==> flow/design.v <==
`timescale 1ns / 1ps
module IIR2nd#(
    parameter DW = 20,FW = 15
)(
    input clk,rst_n,en,
    input signed [DW-1:0] din,
    output logic signed[DW-1:0] dout,
    input [31:0]index
);
    localparam logic signed[DW-1:0] GAIN =41;
    function automatic logic signed[DW-1:0] DEN(input [31:0] i);
        case (i)
        32'd0:  DEN = -65446;
        32'd1:  DEN = -65421;
        32'd2:  DEN = -65381;
        32'd3:  DEN = -65325;
        32'd4:  DEN = -65252;
        32'd5:  DEN = -65163;
        32'd6:  DEN = -65058;
        32'd7:  DEN = -64938;
        32'd8:  DEN = -64801;
        32'd9:  DEN = -64648;
        32'd10: DEN = -64479;
        32'd11: DEN = -64294;
        32'd12: DEN = -64094;
        32'd13: DEN = -63877;
        32'd14: DEN = -63645;
        32'd15: DEN = -63397;
        32'd16: DEN = -63134;
        32'd17: DEN = -62855;
        32'd18: DEN = -62560;
        32'd19: DEN = -62250;
        default: DEN = 0;
        endcase
    endfunction
    localparam logic signed [DW-1:0] NUM0 = 32768, NUM1 = 0, NUM2 = -32768;
    wire signed [DW-1:0] n0;
    wire signed [DW-1:0] n1;
    wire signed [DW-1:0] n2;
    wire signed [DW-1:0] d1;
    wire signed [DW-1:0] d2;
    wire signed [DW-1:0] g ;
    assign    n0      = (NUM0);
    assign    n1     = (NUM1);
    assign    n2     = (NUM2);
    assign    d1     = (DEN(index));
    assign    d2     = (32686);
    assign    g      = (GAIN);
    logic signed [DW-1:0]   z1,z0;
    wire signed [DW-1:0] pn0;
    wire signed [DW-1:0] pn1;
    wire signed [DW-1:0] pn2;
    wire signed [DW-1:0] o ;
    wire signed [DW-1:0] pd1;
    wire signed [DW-1:0] pd2;
    assign        pn0    = 
    (((DW-FW)+(DW-FW)+(FW)+(FW))'(din)*((DW-FW)+(DW-FW)+(FW)+(FW))'(n0))>>>((FW)+(FW)-(FW));
    assign        pn1    = 
    (((DW-FW)+(DW-FW)+(FW)+(FW))'(din)*((DW-FW)+(DW-FW)+(FW)+(FW))'(n1))>>>((FW)+(FW)-(FW));
    assign        pn2    = 
    (((DW-FW)+(DW-FW)+(FW)+(FW))'(din)*((DW-FW)+(DW-FW)+(FW)+(FW))'(n2))>>>((FW)+(FW)-(FW));
    assign        o     =z0 + pn0;
    assign        pd1    = 
    (((DW-FW)+(DW-FW)+(FW)+(FW))'(o)*((DW-FW)+(DW-FW)+(FW)+(FW))'(d1))>>>((FW)+(FW)-(FW));
    assign        pd2    = 
    (((DW-FW)+(DW-FW)+(FW)+(FW))'(o)*((DW-FW)+(DW-FW)+(FW)+(FW))'(d2))>>>((FW)+(FW)-(FW));
    always_ff @( posedge clk ) begin 
        if(!rst_n) begin
            z0<=0; z1<=0;dout<=0;
        end else begin
            z0<=pn1 + z1 - pd1;
            z1<=pn2 - pd2;
            dout<=
    (((DW-FW)+(DW-FW)+(FW)+(FW))'(o)*((DW-FW)+(DW-FW)+(FW)+(FW))'(g))>>>((FW)+(FW)-(FW));
        end
    end
endmodule
module IIR#(
    parameter DW = 16,EW = 4
)(
    input clk,rst_n,en,
    input signed [DW-1:0] din,
    output logic signed [DW-1:0] dout,
    input [31:0]index,
    output logic signed [DW+EW-1:0] dout_W
    );
    localparam W = DW + EW;
    logic signed [W-1:0] din_W;
    assign din_W = din;
    assign dout = dout_W;
    IIR2nd #(W,DW-1)IIR2nd_inst(
    clk,rst_n,en, din_W, dout_W,index
        );
endmodule
`timescale 1ns / 1ps
module IIR_v#(
    parameter DW = 16,FW = 15
)(
    input clk,rst_n,en,
    input signed [DW-1:0] din,
    output wire signed [DW-1:0] dout,
    input [31:0]index,
    output wire signed [DW+FW-1:0] dout_W
    );
    IIR#(
        DW,FW
    )IIR_inst(
        clk,rst_n,en,din,dout,index,dout_W
    );
endmodule
=== From RTL to reports: IIR_v ===
Each step is given for the RTL above and for the edited RTL.
Lines under "unedited" count in the file above, lines under "edited" in the edited file.
"difference" is "edited" less "unedited", of the values as shown; "relative change" is that difference over "unedited", in percent.
Not given: --

* Top module: IIR_v
* Clock input: clk
* Cell library: sky130hd
* Library corner: tt_025C_1v80

=== Diff ===
Unified diff, file above to edited file.
This change comes from a script, not from a designer. The edited design behaves differently; no optimisation was intended.

<pre>
@@ -100,7 +100,9 @@
     input signed [DW-1:0] din,
     output wire signed [DW-1:0] dout,
-    input [31:0]index,
+    input [31:0]index_in,
     output wire signed [DW+FW-1:0] dout_W
     );
+    reg [31:0] index;
+    always @(posedge clk) index <= index_in;
     IIR#(
         DW,FW
</pre>

=== After elaboration ===
Counts by Yosys on the flattened word-level netlist (proc, flatten, opt, wreduce; memories kept). Print and check cells are left out. Cells with the same type and inputs are merged into one.
Memory sizes are those after Yosys's memory passes, which may raise the word count (mostly to a power of two), join words into wider ones and drop unused or constant bits.

{| class="wikitable"
|+ Operators by class
! item !! unedited !! edited !! difference !! relative change (%)
|-
| div/mod/pow operators || 0 || 0 || 0 || --
|-
| multiply operators || 3 || 3 || 0 || 0.00
|-
| shift operators || 0 || 0 || 0 || --
|-
| equality and inequality tests || 0 || 0 || 0 || --
|-
| $add $sub $neg || 4 || 4 || 0 || 0.00
|-
| mux-type cells || 1 || 1 || 0 || 0.00
|-
| order comparisons || 0 || 0 || 0 || --
|-
| reduce/logical cells || 1 || 1 || 0 || 0.00
|-
| bitwise operators || 0 || 0 || 0 || --
|}

Unchanged operator kinds not shown: 8.

{| class="wikitable"
|+ Bit counts
! item !! unedited !! edited !! difference !! relative change (%)
|-
| memory bits (read-only) || 864 || 864 || 0 || 0.00
|-
| word-level cells || 13 || 14 || +1 || +7.69
|-
| output and inout port bits || 47 || 47 || 0 || 0.00
|-
| RAM bits || 0 || 0 || 0 || --
|-
| clocked read ports x word width || 0 || 27 || +27 || --
|-
| latch bits || 0 || 0 || 0 || --
|-
| memory cells || 1 || 1 || 0 || 0.00
|-
| bits in registers || 93 || 125 || +32 || +34.41
|-
| bits of input ports || 51 || 51 || 0 || 0.00
|}

{| class="wikitable"
|+ Memory list
! item !! unedited !! edited
|-
| shape (words x width / read and write ports) || 32x27 r1 w0 || 32x27 r1 w0
|}

=== Longest topological paths ===
Yosys ltp: most cells in a row. Word level: on the elaborated netlist, between registers, memories and ports. Mapped: between sequential cells and ports; inverters and the memories' decode and read muxes count.

{| class="wikitable"
|+ Depth
! item !! unedited !! edited !! difference !! relative change (%)
|-
| word-level depth || 4 || 4 || 0 || 0.00
|-
| ABC_AREA || 0 || 0 || -- || --
|-
| gate-level depth with buffers || 52 || 51 || -1 || -1.92
|-
| gate-level depth less buffers || 51 || 50 || -1 || -1.96
|}

=== Mapped cells and area ===
Yosys stat after the flow's synthesis: flattened, memories mapped to cells. It holds for the ABC_AREA given above (unset counts as 0); a run with the other value may have another netlist.

{| class="wikitable"
|+ Mapped netlist
! item !! unedited !! edited !! difference !! relative change (%)
|-
| sequential area (µm²) || 1,701.6 || 2,502.4 || +800.8 || +47.06
|-
| flip-flops || 85 || 125 || +40 || +47.06
|-
| mapped area (µm²) || 39,511.6 || 39,832.0 || +320.4 || +0.81
|-
| standard cells after synthesis || 4,326 || 4,312 || -14 || -0.32
|-
| buffer cells || 92 || 108 || +16 || +17.39
|}

{| class="wikitable"
|+ Cell types
! type !! unedited !! edited !! difference !! relative change (%)
|-
| sky130_fd_sc_hd__dfxtp_1 || 85 || 125 || +40 || +47.06
|-
| sky130_fd_sc_hd__a21oi_1 || 141 || 115 || -26 || -18.44
|-
| sky130_fd_sc_hd__nand2_1 || 201 || 218 || +17 || +8.46
|-
| sky130_fd_sc_hd__clkbuf_1 || 63 || 80 || +17 || +26.98
|-
| sky130_fd_sc_hd__nand2b_1 || 34 || 17 || -17 || -50.00
|-
| sky130_fd_sc_hd__nor2_1 || 417 || 433 || +16 || +3.84
|-
| sky130_fd_sc_hd__inv_1 || 1,177 || 1,192 || +15 || +1.27
|-
| sky130_fd_sc_hd__or3_1 || 20 || 7 || -13 || -65.00
|-
| sky130_fd_sc_hd__o21ai_1 || 13 || 1 || -12 || -92.31
|-
| sky130_fd_sc_hd__a211oi_1 || 25 || 15 || -10 || -40.00
|-
| sky130_fd_sc_hd__nand3_1 || 41 || 32 || -9 || -21.95
|-
| sky130_fd_sc_hd__o21ai_0 || 78 || 70 || -8 || -10.26
|-
| sky130_fd_sc_hd__nor3b_1 || 12 || 5 || -7 || -58.33
|-
| sky130_fd_sc_hd__xor2_1 || 63 || 69 || +6 || +9.52
|-
| sky130_fd_sc_hd__a31oi_1 || 16 || 10 || -6 || -37.50
|-
| sky130_fd_sc_hd__a21o_1 || 71 || 76 || +5 || +7.04
|-
| sky130_fd_sc_hd__nor2b_1 || 30 || 25 || -5 || -16.67
|-
| sky130_fd_sc_hd__clkinv_1 || 6 || 1 || -5 || -83.33
|}

Unchanged cell types not shown: 13.
Not every row of either side is listed.
By module: a second synthesis without flattening, with its own total; a netlist apart from the flattened one above.

{| class="wikitable"
|+ Second synthesis, totals
! item !! unedited !! edited !! difference !! relative change (%)
|-
| cell total of the unflattened synthesis || 4,305 || 4,280 || -25 || -0.58
|-
| area total of the unflattened synthesis (µm²) || 39,263.9 || 39,745.6 || +481.7 || +1.23
|}

Each row is one instance without its submodules.

{| class="wikitable"
|+ By module, unedited
! module !! area (µm²) !! sequential area (µm²) !! times used !! cells
|-
| IIR2nd || 39,143.8 || 1,701.6 || 1 || 4,289
|-
| IIR || 120.1 || 0.0 || 1 || 16
|-
| IIR_v || 0.0 || 0.0 || 1 || 0
|}

{| class="wikitable"
|+ By module, edited
! module !! area (µm²) !! sequential area (µm²) !! times used !! cells
|-
| IIR2nd || 38,984.9 || 1,701.6 || 1 || 4,232
|-
| IIR_v || 640.6 || 640.6 || 1 || 32
|-
| IIR || 120.1 || 0.0 || 1 || 16
|}

=== Path before layout ===
Path of least setup slack by OpenSTA after synthesis, without wires, with an ideal clock, recovery checks aside; 20% of the period is set as input and as output delay. Where synthesis merged equal registers, the netlist keeps one of their names.

{| class="wikitable"
|+ Timing path post-synthesis
! item !! unedited !! edited !! difference !! relative change (%)
|-
| path kind || input to register || input to register || -- || --
|-
| start point || input port din[0] || input port din[0] || -- || --
|-
| end point || register IIR_inst.IIR2nd_inst.z0[30] || register IIR_inst.IIR2nd_inst.z0[30] || -- || --
|-
| path delay (ns) || 11.066 || 11.577 || +0.511 || +4.62
|-
| library setup time (ns) || 0.121 || 0.123 || +0.002 || --
|-
| external input delay (ns) || 2.700 || 2.700 || 0.000 || 0.00
|-
| data required time (ns) || 13.379 || 13.377 || -0.002 || -0.01
|-
| data arrival time (ns) || 13.645 || 14.154 || +0.509 || +3.73
|-
| slack (ns) || -0.266 || -0.778 || -0.512 || --
|-
| path buffers || 0 || 2 || +2 || --
|-
| stages on the path || 40 || 44 || +4 || +10.00
|-
| clock period (ns) || 13.5 || 13.5 || 0.0 || 0.00
|-
| time at the first pin (ns) || 2.700 || 2.700 || 0.000 || 0.00
|-
| synthesis period reached (ns) || 13.766 || 14.278 || +0.512 || +3.72
|}

"path delay" = arrival - input delay + setup time.
"stages on the path" counts driving pins, that of a launching flip-flop among them; a cell with two outputs on the path counts twice.
"synthesis period reached" is the clock period less the worst setup slack; recovery checks do not enter. This is arithmetic on one report: input and output delays are still those of the set period (20% each).
The rows between start and end are the longest chain of elaborated cells between them; the timing report does not say that the signal goes this way. Where chains are equally long, one stands for them.
A line is the first line of the expression or statement that the cell stems from. Yosys adds cells for indexed reads and writes and turns some case tables into memories.

Between the ends, post-synthesis, unedited:
* Cell sequence: sky130_fd_sc_hd__ha_1 sky130_fd_sc_hd__fa_1 sky130_fd_sc_hd__a211oi_1 sky130_fd_sc_hd__nor2_1 sky130_fd_sc_hd__o211ai_1 sky130_fd_sc_hd__a21oi_1 sky130_fd_sc_hd__o21ai_1 sky130_fd_sc_hd__o2111ai_1 sky130_fd_sc_hd__o211ai_2 sky130_fd_sc_hd__xor2_2 sky130_fd_sc_hd__inv_2 sky130_fd_sc_hd__nor2_1 sky130_fd_sc_hd__fa_1 sky130_fd_sc_hd__fa_1 sky130_fd_sc_hd__fa_1 sky130_fd_sc_hd__inv_1 sky130_fd_sc_hd__fa_1 sky130_fd_sc_hd__inv_1 [4 not listed] sky130_fd_sc_hd__fa_1 sky130_fd_sc_hd__inv_1 sky130_fd_sc_hd__ha_1 sky130_fd_sc_hd__a21o_1 sky130_fd_sc_hd__a21o_1 sky130_fd_sc_hd__a221o_1 sky130_fd_sc_hd__o2111ai_1 sky130_fd_sc_hd__nor3b_1 sky130_fd_sc_hd__xor2_1 sky130_fd_sc_hd__ha_1 sky130_fd_sc_hd__a21o_1 sky130_fd_sc_hd__a21oi_1 sky130_fd_sc_hd__o21bai_1 sky130_fd_sc_hd__a31oi_1 sky130_fd_sc_hd__nand3_1 sky130_fd_sc_hd__a22o_1 sky130_fd_sc_hd__and3_1 sky130_fd_sc_hd__mux2_2
* Cells in the longest elaborated chain: 3
* Elaborated cells on any way between the ends: 3
* RTL lines with such cells: 3
* Those cells by class: 2 x add/sub; 1 x mul

{| class="wikitable"
|+ Ends and longest elaborated chain, post-synthesis, unedited
! item !! line !! text
|-
| from (decl) || 100 || <nowiki>input signed [DW-1:0] din,</nowiki>
|-
| 31-bit by 16-bit adder with 31-bit output || 62 || <nowiki>assign        o     =z0 + pn0;</nowiki>
|-
| 31-bit by 31-bit multiplier with 46-bit output || 64 || <nowiki>(((DW-FW)+(DW-FW)+(FW)+(FW))'(o)*((DW-FW)+(DW-FW)+(FW)+(FW))'(d1))>>>((FW)+(FW)-(FW));</nowiki>
|-
| 31-bit subtractor || 71 || <nowiki>z0<=pn1 + z1 - pd1;</nowiki>
|-
| to (assign) || 69 || <nowiki>z0<=0; z1<=0;dout<=0;</nowiki>
|-
| to (assign) || 71 ||
|-
| to (decl) || 49 || <nowiki>logic signed [DW-1:0]   z1,z0;</nowiki>
|}

Between the ends, post-synthesis, edited:
* Cell sequence: sky130_fd_sc_hd__ha_1 sky130_fd_sc_hd__fa_1 sky130_fd_sc_hd__a211oi_1 sky130_fd_sc_hd__o211a_1 sky130_fd_sc_hd__nor3_1 sky130_fd_sc_hd__o211ai_1 sky130_fd_sc_hd__a31oi_1 sky130_fd_sc_hd__a211oi_1 sky130_fd_sc_hd__o21ai_0 sky130_fd_sc_hd__a211o_1 sky130_fd_sc_hd__clkbuf_1 sky130_fd_sc_hd__inv_1 sky130_fd_sc_hd__clkbuf_1 sky130_fd_sc_hd__nand2_1 sky130_fd_sc_hd__fa_1 sky130_fd_sc_hd__fa_1 sky130_fd_sc_hd__inv_1 sky130_fd_sc_hd__ha_1 [8 not listed] sky130_fd_sc_hd__inv_1 sky130_fd_sc_hd__fa_1 sky130_fd_sc_hd__inv_1 sky130_fd_sc_hd__ha_1 sky130_fd_sc_hd__a21o_1 sky130_fd_sc_hd__a211oi_1 sky130_fd_sc_hd__a21oi_1 sky130_fd_sc_hd__nand2b_1 sky130_fd_sc_hd__or2_2 sky130_fd_sc_hd__ha_1 sky130_fd_sc_hd__a21o_1 sky130_fd_sc_hd__a21o_1 sky130_fd_sc_hd__a21oi_1 sky130_fd_sc_hd__o21ai_0 sky130_fd_sc_hd__a21oi_1 sky130_fd_sc_hd__xnor2_1 sky130_fd_sc_hd__xnor2_1 sky130_fd_sc_hd__mux2_1
* Cells in the longest elaborated chain: 3
* Elaborated cells on any way between the ends: 3
* RTL lines with such cells: 3
* Those cells by class: 2 x add/sub; 1 x mul

{| class="wikitable"
|+ Ends and longest elaborated chain, post-synthesis, edited
! item !! line !! text
|-
| from (decl) || 100 || <nowiki>input signed [DW-1:0] din,</nowiki>
|-
| 31-bit by 16-bit adder with 31-bit output || 62 || <nowiki>assign        o     =z0 + pn0;</nowiki>
|-
| 31-bit by 31-bit multiplier with 46-bit output || 64 || <nowiki>(((DW-FW)+(DW-FW)+(FW)+(FW))'(o)*((DW-FW)+(DW-FW)+(FW)+(FW))'(d1))>>>((FW)+(FW)-(FW));</nowiki>
|-
| 31-bit subtractor || 71 || <nowiki>z0<=pn1 + z1 - pd1;</nowiki>
|-
| to (assign) || 69 || <nowiki>z0<=0; z1<=0;dout<=0;</nowiki>
|-
| to (assign) || 71 ||
|-
| to (decl) || 49 || <nowiki>logic signed [DW-1:0]   z1,z0;</nowiki>
|}

=== Worst path after layout ===
Path of least setup slack in the final report of each run of pair 1 (OpenROAD, finished layout, wires in). Where an end is a register, its clock arrival counts in the times.

{| class="wikitable"
|+ Timing path post-layout
! item !! unedited !! edited !! difference !! relative change (%)
|-
| path kind || input to register || input to register || -- || --
|-
| start point || input port din[0] || input port din[6] || -- || --
|-
| end point || register IIR_inst.IIR2nd_inst.z0[30] || register IIR_inst.IIR2nd_inst.z0[30] || -- || --
|-
| stages on the path || 50 || 47 || -3 || -6.00
|-
| data required time (ns) || 13.67 || 13.78 || +0.11 || +0.80
|-
| library setup time (ns) || 0.11 || 0.11 || 0.00 || --
|-
| slack (ns) || 0.20 || 0.04 || -0.16 || --
|-
| clock period (ns) || 13.4 || 13.4 || 0.0 || 0.00
|-
| data arrival time (ns) || 13.47 || 13.75 || +0.28 || +2.08
|-
| path buffers || 8 || 5 || -3 || -37.50
|-
| external input delay (ns) || 2.68 || 2.68 || 0.00 || 0.00
|-
| time at the first pin (ns) || 2.68 || 2.68 || 0.00 || 0.00
|}

The rows between start and end are the longest chain of elaborated cells between them; the timing report does not say that the signal goes this way. Where chains are equally long, one stands for them.

Between the ends, post-layout, unedited:
* Cell sequence: sky130_fd_sc_hd__dlygate4sd2_1 sky130_fd_sc_hd__ha_2 sky130_fd_sc_hd__buf_4 sky130_fd_sc_hd__a211oi_4 sky130_fd_sc_hd__o21ai_2 sky130_fd_sc_hd__a21oi_2 sky130_fd_sc_hd__buf_6 sky130_fd_sc_hd__buf_4 sky130_fd_sc_hd__nand2b_1 sky130_fd_sc_hd__a21oi_1 sky130_fd_sc_hd__xnor2_2 sky130_fd_sc_hd__buf_4 sky130_fd_sc_hd__nand2_1 sky130_fd_sc_hd__inv_1 sky130_fd_sc_hd__fa_1 sky130_fd_sc_hd__inv_1 sky130_fd_sc_hd__fa_1 sky130_fd_sc_hd__inv_1 [14 not listed] sky130_fd_sc_hd__buf_4 sky130_fd_sc_hd__o21bai_4 sky130_fd_sc_hd__nand2_2 sky130_fd_sc_hd__a21o_1 sky130_fd_sc_hd__a21oi_2 sky130_fd_sc_hd__xor2_2 sky130_fd_sc_hd__ha_1 sky130_fd_sc_hd__o21a_1 sky130_fd_sc_hd__o21a_1 sky130_fd_sc_hd__nand2_1 sky130_fd_sc_hd__a21oi_1 sky130_fd_sc_hd__a21oi_2 sky130_fd_sc_hd__a31oi_4 sky130_fd_sc_hd__a31oi_4 sky130_fd_sc_hd__nand3_1 sky130_fd_sc_hd__a22o_1 sky130_fd_sc_hd__and3_1 sky130_fd_sc_hd__mux2_2
* Cells in the longest elaborated chain: 3
* Elaborated cells on any way between the ends: 3
* RTL lines with such cells: 3
* Those cells by class: 2 x add/sub; 1 x mul

{| class="wikitable"
|+ Ends and longest elaborated chain, post-layout, unedited
! item !! line !! text
|-
| from (decl) || 100 || <nowiki>input signed [DW-1:0] din,</nowiki>
|-
| 31-bit by 16-bit adder with 31-bit output || 62 || <nowiki>assign        o     =z0 + pn0;</nowiki>
|-
| 31-bit by 31-bit multiplier with 46-bit output || 64 || <nowiki>(((DW-FW)+(DW-FW)+(FW)+(FW))'(o)*((DW-FW)+(DW-FW)+(FW)+(FW))'(d1))>>>((FW)+(FW)-(FW));</nowiki>
|-
| 31-bit subtractor || 71 || <nowiki>z0<=pn1 + z1 - pd1;</nowiki>
|-
| to (assign) || 69 || <nowiki>z0<=0; z1<=0;dout<=0;</nowiki>
|-
| to (assign) || 71 ||
|-
| to (decl) || 49 || <nowiki>logic signed [DW-1:0]   z1,z0;</nowiki>
|}

Between the ends, post-layout, edited:
* Cell sequence: sky130_fd_sc_hd__buf_8 sky130_fd_sc_hd__ha_4 sky130_fd_sc_hd__or3_4 sky130_fd_sc_hd__or3b_4 sky130_fd_sc_hd__o211a_4 sky130_fd_sc_hd__o41a_1 sky130_fd_sc_hd__a221oi_4 sky130_fd_sc_hd__o21ai_2 sky130_fd_sc_hd__buf_4 sky130_fd_sc_hd__xnor2_1 sky130_fd_sc_hd__buf_4 sky130_fd_sc_hd__buf_4 sky130_fd_sc_hd__nor2_1 sky130_fd_sc_hd__fa_1 sky130_fd_sc_hd__inv_1 sky130_fd_sc_hd__fa_1 sky130_fd_sc_hd__inv_1 sky130_fd_sc_hd__ha_1 [11 not listed] sky130_fd_sc_hd__a221o_1 sky130_fd_sc_hd__buf_4 sky130_fd_sc_hd__o211a_4 sky130_fd_sc_hd__o2111ai_4 sky130_fd_sc_hd__nand2_2 sky130_fd_sc_hd__o21a_1 sky130_fd_sc_hd__o21a_1 sky130_fd_sc_hd__o21a_1 sky130_fd_sc_hd__nor2_1 sky130_fd_sc_hd__xor2_1 sky130_fd_sc_hd__ha_1 sky130_fd_sc_hd__and3_4 sky130_fd_sc_hd__a211oi_2 sky130_fd_sc_hd__o21ai_1 sky130_fd_sc_hd__a21oi_1 sky130_fd_sc_hd__xnor2_1 sky130_fd_sc_hd__xnor2_1 sky130_fd_sc_hd__mux2_1
* Cells in the longest elaborated chain: 3
* Elaborated cells on any way between the ends: 3
* RTL lines with such cells: 3
* Those cells by class: 2 x add/sub; 1 x mul

{| class="wikitable"
|+ Ends and longest elaborated chain, post-layout, edited
! item !! line !! text
|-
| from (decl) || 100 || <nowiki>input signed [DW-1:0] din,</nowiki>
|-
| 31-bit by 16-bit adder with 31-bit output || 62 || <nowiki>assign        o     =z0 + pn0;</nowiki>
|-
| 31-bit by 31-bit multiplier with 46-bit output || 64 || <nowiki>(((DW-FW)+(DW-FW)+(FW)+(FW))'(o)*((DW-FW)+(DW-FW)+(FW)+(FW))'(d1))>>>((FW)+(FW)-(FW));</nowiki>
|-
| 31-bit subtractor || 71 || <nowiki>z0<=pn1 + z1 - pd1;</nowiki>
|-
| to (assign) || 69 || <nowiki>z0<=0; z1<=0;dout<=0;</nowiki>
|-
| to (assign) || 71 ||
|-
| to (decl) || 49 || <nowiki>logic signed [DW-1:0]   z1,z0;</nowiki>
|}

=== Flow runs ===
Both versions went through the flow (Yosys, OpenROAD) with the same settings in each pair. Constraints: input delay and output delay 20% of the set period each, output load 0.01 pF.

Flow settings, pair 1:
* period_ns: 13.4
* CAP_MARGIN: 20
* CORE_MARGIN: 2
* CORE_UTILIZATION: 40
* SLEW_MARGIN: 20

{| class="wikitable"
|+ Measured results, pair 1
! item !! unedited !! edited !! difference !! relative change (%)
|-
| post-layout utilization (%) || 50.1 || 49.8 || -0.3 || --
|-
| chip area after synthesis (Yosys) (µm²) || 39,511.6 || 39,832.0 || +320.4 || +0.81
|-
| smallest hold slack (ns) || 0.546 || 0.541 || -0.005 || --
|-
| period achieved (ns) || 13.203 || 13.364 || +0.161 || +1.22
|-
| standard-cell area after layout (µm²) || 49,189.7 || 49,053.3 || -136.4 || -0.28
|-
| lowest setup slack (ns) || 0.197 || 0.036 || -0.161 || --
|-
| setup TNS (ns) || 0.000 || 0.000 || 0.000 || --
|-
| area inside the die boundary (µm²) || 101,309.0 || 102,119.0 || +810.0 || +0.80
|}

"period achieved" is the run's clock period less its worst setup slack. It is reckoned from that one timing run; input and output delays stay at 20% of the period that was set.
